==> flow/design.v <==
module badicecream(input         Clk,                 
                             Reset,               
                             frame_clk,           
                input [10:0]   DrawX, DrawY ,    
				input [15:0]   keycode,				  
               	output logic is_BI	,			 
				output logic [10:0] BI_X, BI_Y,
				input logic up_wall, down_wall , left_wall, right_wall,
				output logic [10:0] BI_X_Pos, BI_Y_Pos,
				output logic [5:0] BI_BlkX_Pos, BI_BlkY_Pos
              );
	enum logic[2:0] { 
					 right=3'b000, 
					 left=3'b001,
					 up=3'b010,
					 down=3'b011,
					 Halted=3'b100} Dir, Dir_in, Dir_delayed, Dir_delayed_in;
    parameter [10:0] BI_X_Corner = 11'd64;   
    parameter [10:0] BI_Y_Corner = 11'd95;   
    parameter [5:0] BI_Blk_X_Corner = 6'd1;   
    parameter [5:0] BI_Blk_Y_Corner = 6'd1;   
    parameter [10:0] BI_X_Step = 10'd1;       
    parameter [10:0] BI_Y_Step = 10'd1;       
    parameter  BI_sizeX = 6'd32;         
	parameter  BI_sizeY = 6'd48;
	logic [5:0] frame_counter, per_frame_counter;   
	logic [5:0] frame_counter_in, per_frame_counter_in;
	logic [5:0] pace_counter, pace_counter_in;
    logic [10:0] BI_X_Motion, BI_Y_Motion;
    logic [10:0] BI_X_Pos_in, BI_X_Motion_in, BI_Y_Pos_in, BI_Y_Motion_in;
	logic [5:0] BI_BlkX_Pos_in, BI_BlkY_Pos_in;
	logic [2:0] health;
	assign health = 3'd1;    
    logic frame_clk_delayed, frame_clk_rising_edge;
   always_ff @ (posedge Clk) 
	begin
        frame_clk_delayed <= frame_clk;
        frame_clk_rising_edge <= (frame_clk == 1'b1) && (frame_clk_delayed == 1'b0);
		if (Reset)
		begin
			frame_counter <= 6'b0;
			per_frame_counter <= 6'b0;
		end
		else
		begin
			frame_counter <= frame_counter_in;
			per_frame_counter <=  per_frame_counter_in;
		end
    end
	always_comb
	begin
		frame_counter_in = frame_counter;
		per_frame_counter_in = per_frame_counter;
		if (frame_clk_rising_edge)    
		begin
		per_frame_counter_in = per_frame_counter+6'b1;
		if((per_frame_counter) == 6'b000111)  
			begin
				per_frame_counter_in=6'b0;
				frame_counter_in = frame_counter+6'b1;
				if((frame_counter ) == 6'b100)  
				begin
					frame_counter_in=6'b0;
				end
			end
		end
	end
    always_ff @ (posedge Clk)
    begin
        if (Reset)
        begin
            BI_X_Pos <= BI_X_Corner;
            BI_Y_Pos <= BI_Y_Corner;
			BI_BlkX_Pos <= BI_Blk_X_Corner;
			BI_BlkY_Pos <= BI_Blk_Y_Corner;
            BI_X_Motion <= 10'd0;
            BI_Y_Motion <= 10'd0;
			pace_counter <= 6'd0;
				Dir <= Halted;
				Dir_delayed <= down;
        end
        else
        begin
			pace_counter <= pace_counter_in;
            BI_X_Pos <= BI_X_Pos_in;
            BI_Y_Pos <= BI_Y_Pos_in;
            BI_X_Motion <= BI_X_Motion_in;
            BI_Y_Motion <= BI_Y_Motion_in;
			BI_BlkX_Pos <= BI_BlkX_Pos_in;
			BI_BlkY_Pos <= BI_BlkY_Pos_in;
			Dir <= Dir_in;
			Dir_delayed <= Dir_delayed_in;
        end
    end
    always_comb
    begin
		pace_counter_in = pace_counter;
        BI_X_Pos_in = BI_X_Pos;
        BI_Y_Pos_in = BI_Y_Pos;
		BI_X_Motion_in = BI_X_Motion;
		BI_Y_Motion_in = BI_Y_Motion;
        BI_BlkX_Pos_in = BI_BlkX_Pos;    
        BI_BlkY_Pos_in = BI_BlkY_Pos;
		Dir_in = Dir;
		Dir_delayed_in = Dir_delayed;
		if(health != 0)
		begin
			if (frame_clk_rising_edge)
			begin
            	BI_X_Pos_in = BI_X_Pos + BI_X_Motion_in;
            	BI_Y_Pos_in = BI_Y_Pos + BI_Y_Motion_in;
				if (Dir == Halted)  
				begin
					if ((keycode[7:0] == 8'd26) || ((keycode[15:8] == 8'd26 )))  
					begin
						Dir_delayed_in = up;
						if(up_wall)
						begin
							BI_Y_Motion_in = 0;
							BI_X_Motion_in = 0;
							Dir_in = Halted;
						end
						else
						begin
							BI_Y_Motion_in = -BI_Y_Step;
							BI_X_Motion_in = 0;
							Dir_in = up;	
						end
					end
					else if (((keycode[7:0] == 8'd4) || keycode[15:8] == 8'd4 ))  
						begin
							Dir_delayed_in = left;
							if (left_wall)			
							begin
								BI_X_Motion_in = 0;
								BI_Y_Motion_in = 0;
								Dir_in = Halted;
							end
							else
							begin
								BI_Y_Motion_in = 0;
								BI_X_Motion_in = -BI_X_Step;
								Dir_in = left;
							end
						end
					else if((keycode[7:0] == 8'd22) || ((keycode[15:8] == 8'd22 )))  
						begin
							Dir_delayed_in = down;
							if (down_wall) 
							begin
								BI_Y_Motion_in = 0;
								BI_X_Motion_in = 0;
							Dir_in = Halted;
							end
							else
							begin
								BI_Y_Motion_in = BI_Y_Step;
								BI_X_Motion_in = 0;
								Dir_in = down;
							end
						end
					else if (((keycode[7:0]) == 8'd7) || ((keycode[15:8]) == 8'd7))  
						begin
							Dir_delayed_in = right;
							if(right_wall) 
							begin
								BI_X_Motion_in = 0;
								BI_Y_Motion_in = 0;
								Dir_in = Halted;
							end
							else
							begin
								BI_Y_Motion_in = 0;
								BI_X_Motion_in = BI_X_Step;
								Dir_in = right;	
							end
						end
					else
						begin              
						end
				end
				else  
				begin
					pace_counter_in = pace_counter + 6'd1;
					if(pace_counter == 6'd31)
					begin
						pace_counter_in = 6'd0;
						case(Dir)
							left:
							begin
								BI_BlkX_Pos_in = BI_BlkX_Pos -1;
							end
							right:
							begin
								BI_BlkX_Pos_in = BI_BlkX_Pos +1;
							end
							up:
							begin
								BI_BlkY_Pos_in = BI_BlkY_Pos -1;
							end
							down:
							begin
								BI_BlkY_Pos_in = BI_BlkY_Pos +1;
							end
							default:
							begin
								BI_BlkY_Pos_in = 0;  
							end
						endcase
						Dir_in = Halted;
						BI_Y_Motion_in = 0;
						BI_X_Motion_in = 0;						
					end
				end
			end
        end
    end
    int DistX, DistY, Size;
    assign DistX = DrawX - BI_X_Pos;
    assign DistY = DrawY - BI_Y_Pos;
    always_comb begin
		   if (DistX < BI_sizeX && DistX >= 0 && DistY<=0 && -DistY < BI_sizeY)
		  begin
        is_BI = 1'b1;
				BI_X = DrawX - BI_X_Pos+({5'b0, frame_counter}*32);
				BI_Y = DrawY - BI_Y_Pos+BI_sizeY-1+ Dir_delayed_in*48;
		  end
        else
		  begin
        is_BI = 1'b0;
				BI_X = 0;
				BI_Y = 0;
        end
    end
endmodule
# ---- Reports on badicecream
# Tool output for the design above before and after an edit, in the order of the flow.
# Lines under "before" count in the file above, lines under "after" in the edited file.
# "change": "after" minus "before" as printed here. "rel_change_pct": 100 x difference / "before".
# Operators carry their Yosys type and port widths (W data, S select, Z words).
# Library cell names are shortened.
# A cell with -- has no value.
dict set report inputs {
  design {badicecream}
  clock {Clk}
  cell_library {sky130hd}
  pvt_corner {tt_025C_1v80}
}

# ---- The edit
# The edit as a unified diff against the file above.
# The edited RTL no longer does the same as the RTL above: the edit was made by script, with no optimisation intended.
# begin of diff
@@ -199,8 +199,4 @@
 								BI_BlkY_Pos_in = BI_BlkY_Pos -1;
 							end
-							down:
-							begin
-								BI_BlkY_Pos_in = BI_BlkY_Pos +1;
-							end
 							default:
 							begin
# end of diff

# ---- Elaborated design
# Counts by Yosys on the flattened word-level netlist (proc, flatten, opt, wreduce; memories kept). Register bits leave out memories and registers merged into their read ports (data or address). Print and check cells are left out.
# item before after change rel_change_pct
set word_totals {}
lappend word_totals {ff_bits 82 82 0 0.00}
lappend word_totals {word_cells 109 107 -2 -1.83}
# item before after change rel_change_pct
set op_classes {}
lappend op_classes {cmp 4 4 0 0.00}
lappend op_classes {reduce_logical 17 17 0 0.00}
lappend op_classes {muxes 39 39 0 0.00}
lappend op_classes {equal 16 15 -1 -6.25}
lappend op_classes {bitwise 3 3 0 0.00}
lappend op_classes {mul 1 1 0 0.00}
lappend op_classes {add_sub_neg 16 15 -1 -6.25}
# cell before after change rel_change_pct
set op_table {}
lappend op_table {{$add A6 B1 Y6 const B} 5 4 -1 -20.00}
lappend op_table {{$eq A3 B2 Y1 const B} 2 1 -1 -50.00}
lappend op_table {{$pmux W6 S2} 1 2 1 100.00}
lappend op_table {{$pmux W6 S3} 1 0 -1 -100.00}
lappend op_table {{$mux W3} 16 16 0 0.00}
lappend op_table {{$mux W11} 15 15 0 0.00}
lappend op_table {{$eq A8 B3 Y1 const B} 4 4 0 0.00}
lappend op_table {{$eq A8 B5 Y1 const B} 4 4 0 0.00}
lappend op_table {{$logic_and A1 B1 Y1} 4 4 0 0.00}
lappend op_table {{$logic_or A1 B1 Y1} 4 4 0 0.00}
lappend op_table {{$add A11 B11 Y11} 3 3 0 0.00}
lappend op_table {{$mux W1} 3 3 0 0.00}
lappend op_table {{$mux W6} 3 3 0 0.00}
lappend op_table {{$not A1 Y1} 3 3 0 0.00}
lappend op_table {{$eq A6 B3 Y1 const B} 2 2 0 0.00}
lappend op_table {{$lt A32 B6 Y1 const B} 2 2 0 0.00}
lappend op_table {{$reduce_and A2 Y1} 2 2 0 0.00}
lappend op_table {{$reduce_and A4 Y1} 2 2 0 0.00}
lappend op_table {{$reduce_bool A2 Y1} 2 2 0 0.00}
lappend op_table {{$sub A11 B11 Y12} 2 2 0 0.00}
lappend op_table {{$sub A6 B1 Y6 const B} 2 2 0 0.00}
lappend op_table {{$add A11 B6 Y11 const B} 1 1 0 0.00}
lappend op_table {{$add A11 B9 Y11} 1 1 0 0.00}
lappend op_table {{$eq A3 B1 Y1 const B} 1 1 0 0.00}
lappend op_table {{$eq A3 B3 Y1 const B} 1 1 0 0.00}
lappend op_table {{$eq A6 B5 Y1 const B} 1 1 0 0.00}
lappend op_table {{$ge A12 B1 Y1 const B} 1 1 0 0.00}
lappend op_table {{$le A12 B1 Y1 const B} 1 1 0 0.00}
# The list need not be complete.

# ---- Logic depth
# Longest topological path by Yosys (ltp), each cell counted once; first at word level (registers and memories cut), then after technology mapping (sequential cells cut; the memories' decode and read muxes count).
# item before after change rel_change_pct
set logic_depth {}
lappend logic_depth {ltp_word 11 11 0 0.00}
lappend logic_depth {abc_area 0 0 -- --}
lappend logic_depth {depth_mapped 21 19 -2 -9.52}
lappend logic_depth {depth_no_buf 20 18 -2 -10.00}

# ---- Netlist
# The flow's flattened synthesis, as Yosys stat reports it; memories are mapped. The netlist is that of the ABC_AREA named above (0 if unset); the other value can give another one.
# item before after change rel_change_pct
set synth_totals {}
lappend synth_totals {stdcells 730 738 8 1.10}
lappend synth_totals {n_buf 15 14 -1 -6.67}
lappend synth_totals {flip_flops 68 68 0 0.00}
lappend synth_totals {synth_area_um2 6000.8 5875.6 -125.2 -2.09}
# cell before after change rel_change_pct
set by_type {}
lappend by_type {nor2_2 19 0 -19 -100.00}
lappend by_type {nor2_1 87 103 16 18.39}
lappend by_type {xnor2_1 42 29 -13 -30.95}
lappend by_type {nor3_1 26 15 -11 -42.31}
lappend by_type {a21oi_1 40 48 8 20.00}
lappend by_type {a21o_1 18 10 -8 -44.44}
lappend by_type {o21ai_0 20 27 7 35.00}
lappend by_type {or2_2 2 9 7 350.00}
lappend by_type {nand2_1 43 49 6 13.95}
lappend by_type {nand3_1 7 13 6 85.71}
lappend by_type {mux2i_1 20 15 -5 -25.00}
lappend by_type {a22oi_1 8 3 -5 -62.50}
lappend by_type {a211oi_1 4 9 5 125.00}
lappend by_type {o31a_1 2 6 4 200.00}
lappend by_type {a2111oi_0 0 4 4 --}
lappend by_type {ha_1 81 78 -3 -3.70}
lappend by_type {inv_1 60 63 3 5.00}
lappend by_type {xor2_1 23 20 -3 -13.04}
# The list need not be complete.

# ---- Worst setup path after synthesis
# Source: OpenSTA report_checks on the synthesized netlist (no wires, ideal clock, input and output delay 20% of the period each), path of least setup slack; recovery checks are left aside. Register names are those of the netlist, which keeps one name where synthesis merged equal registers.
# item before after change rel_change_pct
set synth_timing {}
lappend synth_timing {path_type {input to output} {input to output} -- --}
lappend synth_timing {startpoint {input port DrawY[1]} {input port DrawY[0]} -- --}
lappend synth_timing {endpoint {output port BI_Y[3]} {output port BI_Y[8]} -- --}
lappend synth_timing {arrival_time_ps 5692 5637 -55 -0.97}
lappend synth_timing {tclk_ps 8000 8000 0 0.00}
lappend synth_timing {n_path_buf 0 1 1 --}
lappend synth_timing {slack_ps 708 763 55 --}
lappend synth_timing {delay_ps 4092 4037 -55 -1.34}
lappend synth_timing {t_required_ps 6400 6400 0 0.00}
lappend synth_timing {in_delay_ps 1600 1600 0 0.00}
lappend synth_timing {path_stages 15 19 4 26.67}
lappend synth_timing {launch_ps 1600 1600 0 0.00}
lappend synth_timing {synth_period_reached_ps 7292 7237 -55 -0.75}
# "delay_ps" is the arrival time less input delay plus setup time.
# At an output port there is no setup time.
# "path_stages": output pins that drive a net of the path, with the launching flip-flop's if there is one; two outputs of one cell count as two.
# "synth_period_reached_ps" = period - worst setup slack (recovery checks aside). The figure is calculated, with input and output delays left at 20% of the set period.
# Between the ends stands the longest chain of elaborated cells between them, by number of cells; it is not shown to be the way that was timed. Of several equally long chains one is given.
# A line is the first line of the expression or statement that the cell stems from. Yosys adds cells for indexed reads and writes and turns some case tables into memories.
dict set report synth_via_before {
  cell_sequence {ha_1 nor2b_1 o2111a_2 nor3_4 o21ai_0 xor2_1 or4_1 or4_1 ha_1 or4b_2 nor4_1 nand4b_1 a221oi_2 o2111ai_4 nor3_1}
  elab_chain_cells 5
}
# item line
set synth_lines_before {}
lappend synth_lines_before {{start, declared} 4} ;# input [10:0]   DrawX, DrawY ,
lappend synth_lines_before {{$sub A11 B11 Y12} 226} ;# BI_Y = DrawY - BI_Y_Pos+BI_sizeY-1+ Dir_delayed_in*48;
lappend synth_lines_before {{$add A11 B6 Y11} 226}
lappend synth_lines_before {{$sub A11 B1 Y11} 226}
lappend synth_lines_before {{$add A11 B9 Y11} 226}
lappend synth_lines_before {{$mux W11} 222} ;# if (DistX < BI_sizeX && DistX >= 0 && DistY<=0 && -DistY < BI_sizeY)
lappend synth_lines_before {{end, declared} 7} ;# output logic [10:0] BI_X, BI_Y,
dict set report synth_via_after {
  cell_sequence {inv_1 ha_1 fa_1 nand2b_1 a21oi_1 o21ai_1 a311oi_1 nand3_1 nor3_1 nand3_1 ha_1 nand2_1 nor4_1 o2111ai_1 nor4_1 o221ai_1 a2111o_1 buf_4 nor3_2}
  elab_chain_cells 5
}
# item line
set synth_lines_after {}
lappend synth_lines_after {{start, declared} 4} ;# input [10:0]   DrawX, DrawY ,
lappend synth_lines_after {{$sub A11 B11 Y12} 222} ;# BI_Y = DrawY - BI_Y_Pos+BI_sizeY-1+ Dir_delayed_in*48;
lappend synth_lines_after {{$add A11 B6 Y11} 222}
lappend synth_lines_after {{$sub A11 B1 Y11} 222}
lappend synth_lines_after {{$add A11 B9 Y11} 222}
lappend synth_lines_after {{$mux W11} 218} ;# if (DistX < BI_sizeX && DistX >= 0 && DistY<=0 && -DistY < BI_sizeY)
lappend synth_lines_after {{end, declared} 7} ;# output logic [10:0] BI_X, BI_Y,

# ---- Path in the finished layout
# Path of least setup slack in the final report of the runs of pair A (OpenROAD, finished layout, wires in). Where an end is a register, its clock arrival counts in the times.
# The path's times are printed in steps of 10 ps; the period is the one set.
# item before after change rel_change_pct
set layout_timing {}
lappend layout_timing {path_type {input to output} {input to output} -- --}
lappend layout_timing {startpoint {input port DrawY[4]} {input port DrawY[2]} -- --}
lappend layout_timing {endpoint {output port BI_Y[6]} {output port BI_X[4]} -- --}
lappend layout_timing {t_required_ps 6180 6180 0 0.00}
lappend layout_timing {tclk_ps 7720 7720 0 0.00}
lappend layout_timing {launch_ps 1540 1540 0 0.00}
lappend layout_timing {in_delay_ps 1540 1540 0 0.00}
lappend layout_timing {n_path_buf 4 5 1 25.00}
lappend layout_timing {path_stages 17 21 4 23.53}
lappend layout_timing {arrival_time_ps 5830 5740 -90 -1.54}
lappend layout_timing {slack_ps 340 440 100 --}
# Between the ends stands the longest chain of elaborated cells between them, by number of cells; it is not shown to be the way that was timed. Of several equally long chains one is given.
dict set report layout_via_before {
  cell_sequence {clkdlybuf4s15_1 ha_4 or4_1 o22a_1 xor2_2 or4_4 or4_4 ha_4 or4b_4 nor4_4 nand4b_1 a221oi_2 o2111ai_4 buf_12 buf_12 nor2_2 buf_2}
  elab_chain_cells 5
}
# item line
set layout_lines_before {}
lappend layout_lines_before {{start, declared} 4} ;# input [10:0]   DrawX, DrawY ,
lappend layout_lines_before {{$sub A11 B11 Y12} 226} ;# BI_Y = DrawY - BI_Y_Pos+BI_sizeY-1+ Dir_delayed_in*48;
lappend layout_lines_before {{$add A11 B6 Y11} 226}
lappend layout_lines_before {{$sub A11 B1 Y11} 226}
lappend layout_lines_before {{$add A11 B9 Y11} 226}
lappend layout_lines_before {{$mux W11} 222} ;# if (DistX < BI_sizeX && DistX >= 0 && DistY<=0 && -DistY < BI_sizeY)
lappend layout_lines_before {{end, declared} 7} ;# output logic [10:0] BI_X, BI_Y,
dict set report layout_via_after {
  cell_sequence {clkdlybuf4s50_1 ha_4 o21a_1 o21ai_2 buf_4 a311oi_4 and3_4 nand3_1 nor3_2 buf_6 nand3_4 ha_4 nand2_2 nor4_2 o2111ai_1 nor4_1 o221ai_1 a2111o_1 buf_4 a211oi_2 dlygate4sd2_1}
  elab_chain_cells 5
}
# item line
set layout_lines_after {}
lappend layout_lines_after {{start, declared} 4} ;# input [10:0]   DrawX, DrawY ,
lappend layout_lines_after {{$sub A11 B11 Y12} 216} ;# assign DistY = DrawY - BI_Y_Pos;
lappend layout_lines_after {{$neg A32 Y32} 218} ;# if (DistX < BI_sizeX && DistX >= 0 && DistY<=0 && -DistY < BI_sizeY)
lappend layout_lines_after {{$lt A32 B6 Y1} 218}
lappend layout_lines_after {{$logic_and A1 B1 Y1} 218}
lappend layout_lines_after {{$mux W11} 218}
lappend layout_lines_after {{end, declared} 7} ;# output logic [10:0] BI_X, BI_Y,

# ---- Flow runs
# Runs of the flow (Yosys, OpenROAD) on both versions; the two runs of a pair have the same settings. The constraints put input and output delay at 20% of the set period each and load the outputs with 0.01 pF.
dict set report settings_pair_A {
  CORE_UTILIZATION 40
  SETUP_SLACK_MARGIN 0.2
  period_ns 7.72
  CAP_MARGIN 20
  CORE_MARGIN 2
  SLEW_MARGIN 20
}
# item before after change rel_change_pct
set measured_pair_A {}
lappend measured_pair_A {holdWs_ps 379 387 8 --}
lappend measured_pair_A {die_area_um2 15997.2 15675.0 -322.2 -2.01}
lappend measured_pair_A {achieved_clock_period_ps 7379 7282 -97 -1.31}
lappend measured_pair_A {finalCellArea_um2 8007.7 7873.8 -133.9 -1.67}
lappend measured_pair_A {setup_tns_ps 0 0 0 --}
lappend measured_pair_A {timing.setup.ws_ps 341 438 97 --}
lappend measured_pair_A {synth_chip_area_um2 6000.8 5875.6 -125.2 -2.09}
lappend measured_pair_A {power_total_mw 1.043 1.017 -0.026 -2.49}
lappend measured_pair_A {finalUtil_pct 54.9 54.6 -0.3 --}
dict set report settings_pair_B {
  ABC_AREA 0
  CELL_PAD_IN_SITES_GLOBAL_PLACEMENT 1
  CORE_UTILIZATION 19
  GPL_ROUTABILITY_DRIVEN 1
  MAX_ROUTING_LAYER {met5}
  PLACE_DENSITY_LB_ADDON 0.1
  SETUP_SLACK_MARGIN 2.38
  SLEW_MARGIN 25
  period_ns 8.33
  CAP_MARGIN 20
  CORE_MARGIN 2
}
# item before after change rel_change_pct
set measured_pair_B {}
lappend measured_pair_B {holdWs_ps 379 388 9 --}
lappend measured_pair_B {die_area_um2 33020.3 32347.8 -672.5 -2.04}
lappend measured_pair_B {achieved_clock_period_ps 7737 7409 -328 -4.24}
lappend measured_pair_B {finalCellArea_um2 8535.7 8603.2 67.5 0.79}
lappend measured_pair_B {setup_tns_ps 0 0 0 --}
lappend measured_pair_B {timing.setup.ws_ps 593 921 328 --}
lappend measured_pair_B {synth_chip_area_um2 6000.8 5875.6 -125.2 -2.09}
lappend measured_pair_B {power_total_mw 0.9964 1.097 0.1006 10.10}
lappend measured_pair_B {finalUtil_pct 27.3 28.2 0.9 --}
# "achieved_clock_period_ps": clock period set for the run, less the worst setup slack. It is reckoned from that one timing run; input and output delays stay at 20% of the period that was set.
# "power_total_mw": no workload was simulated; the value follows from the tool's default switching activity.
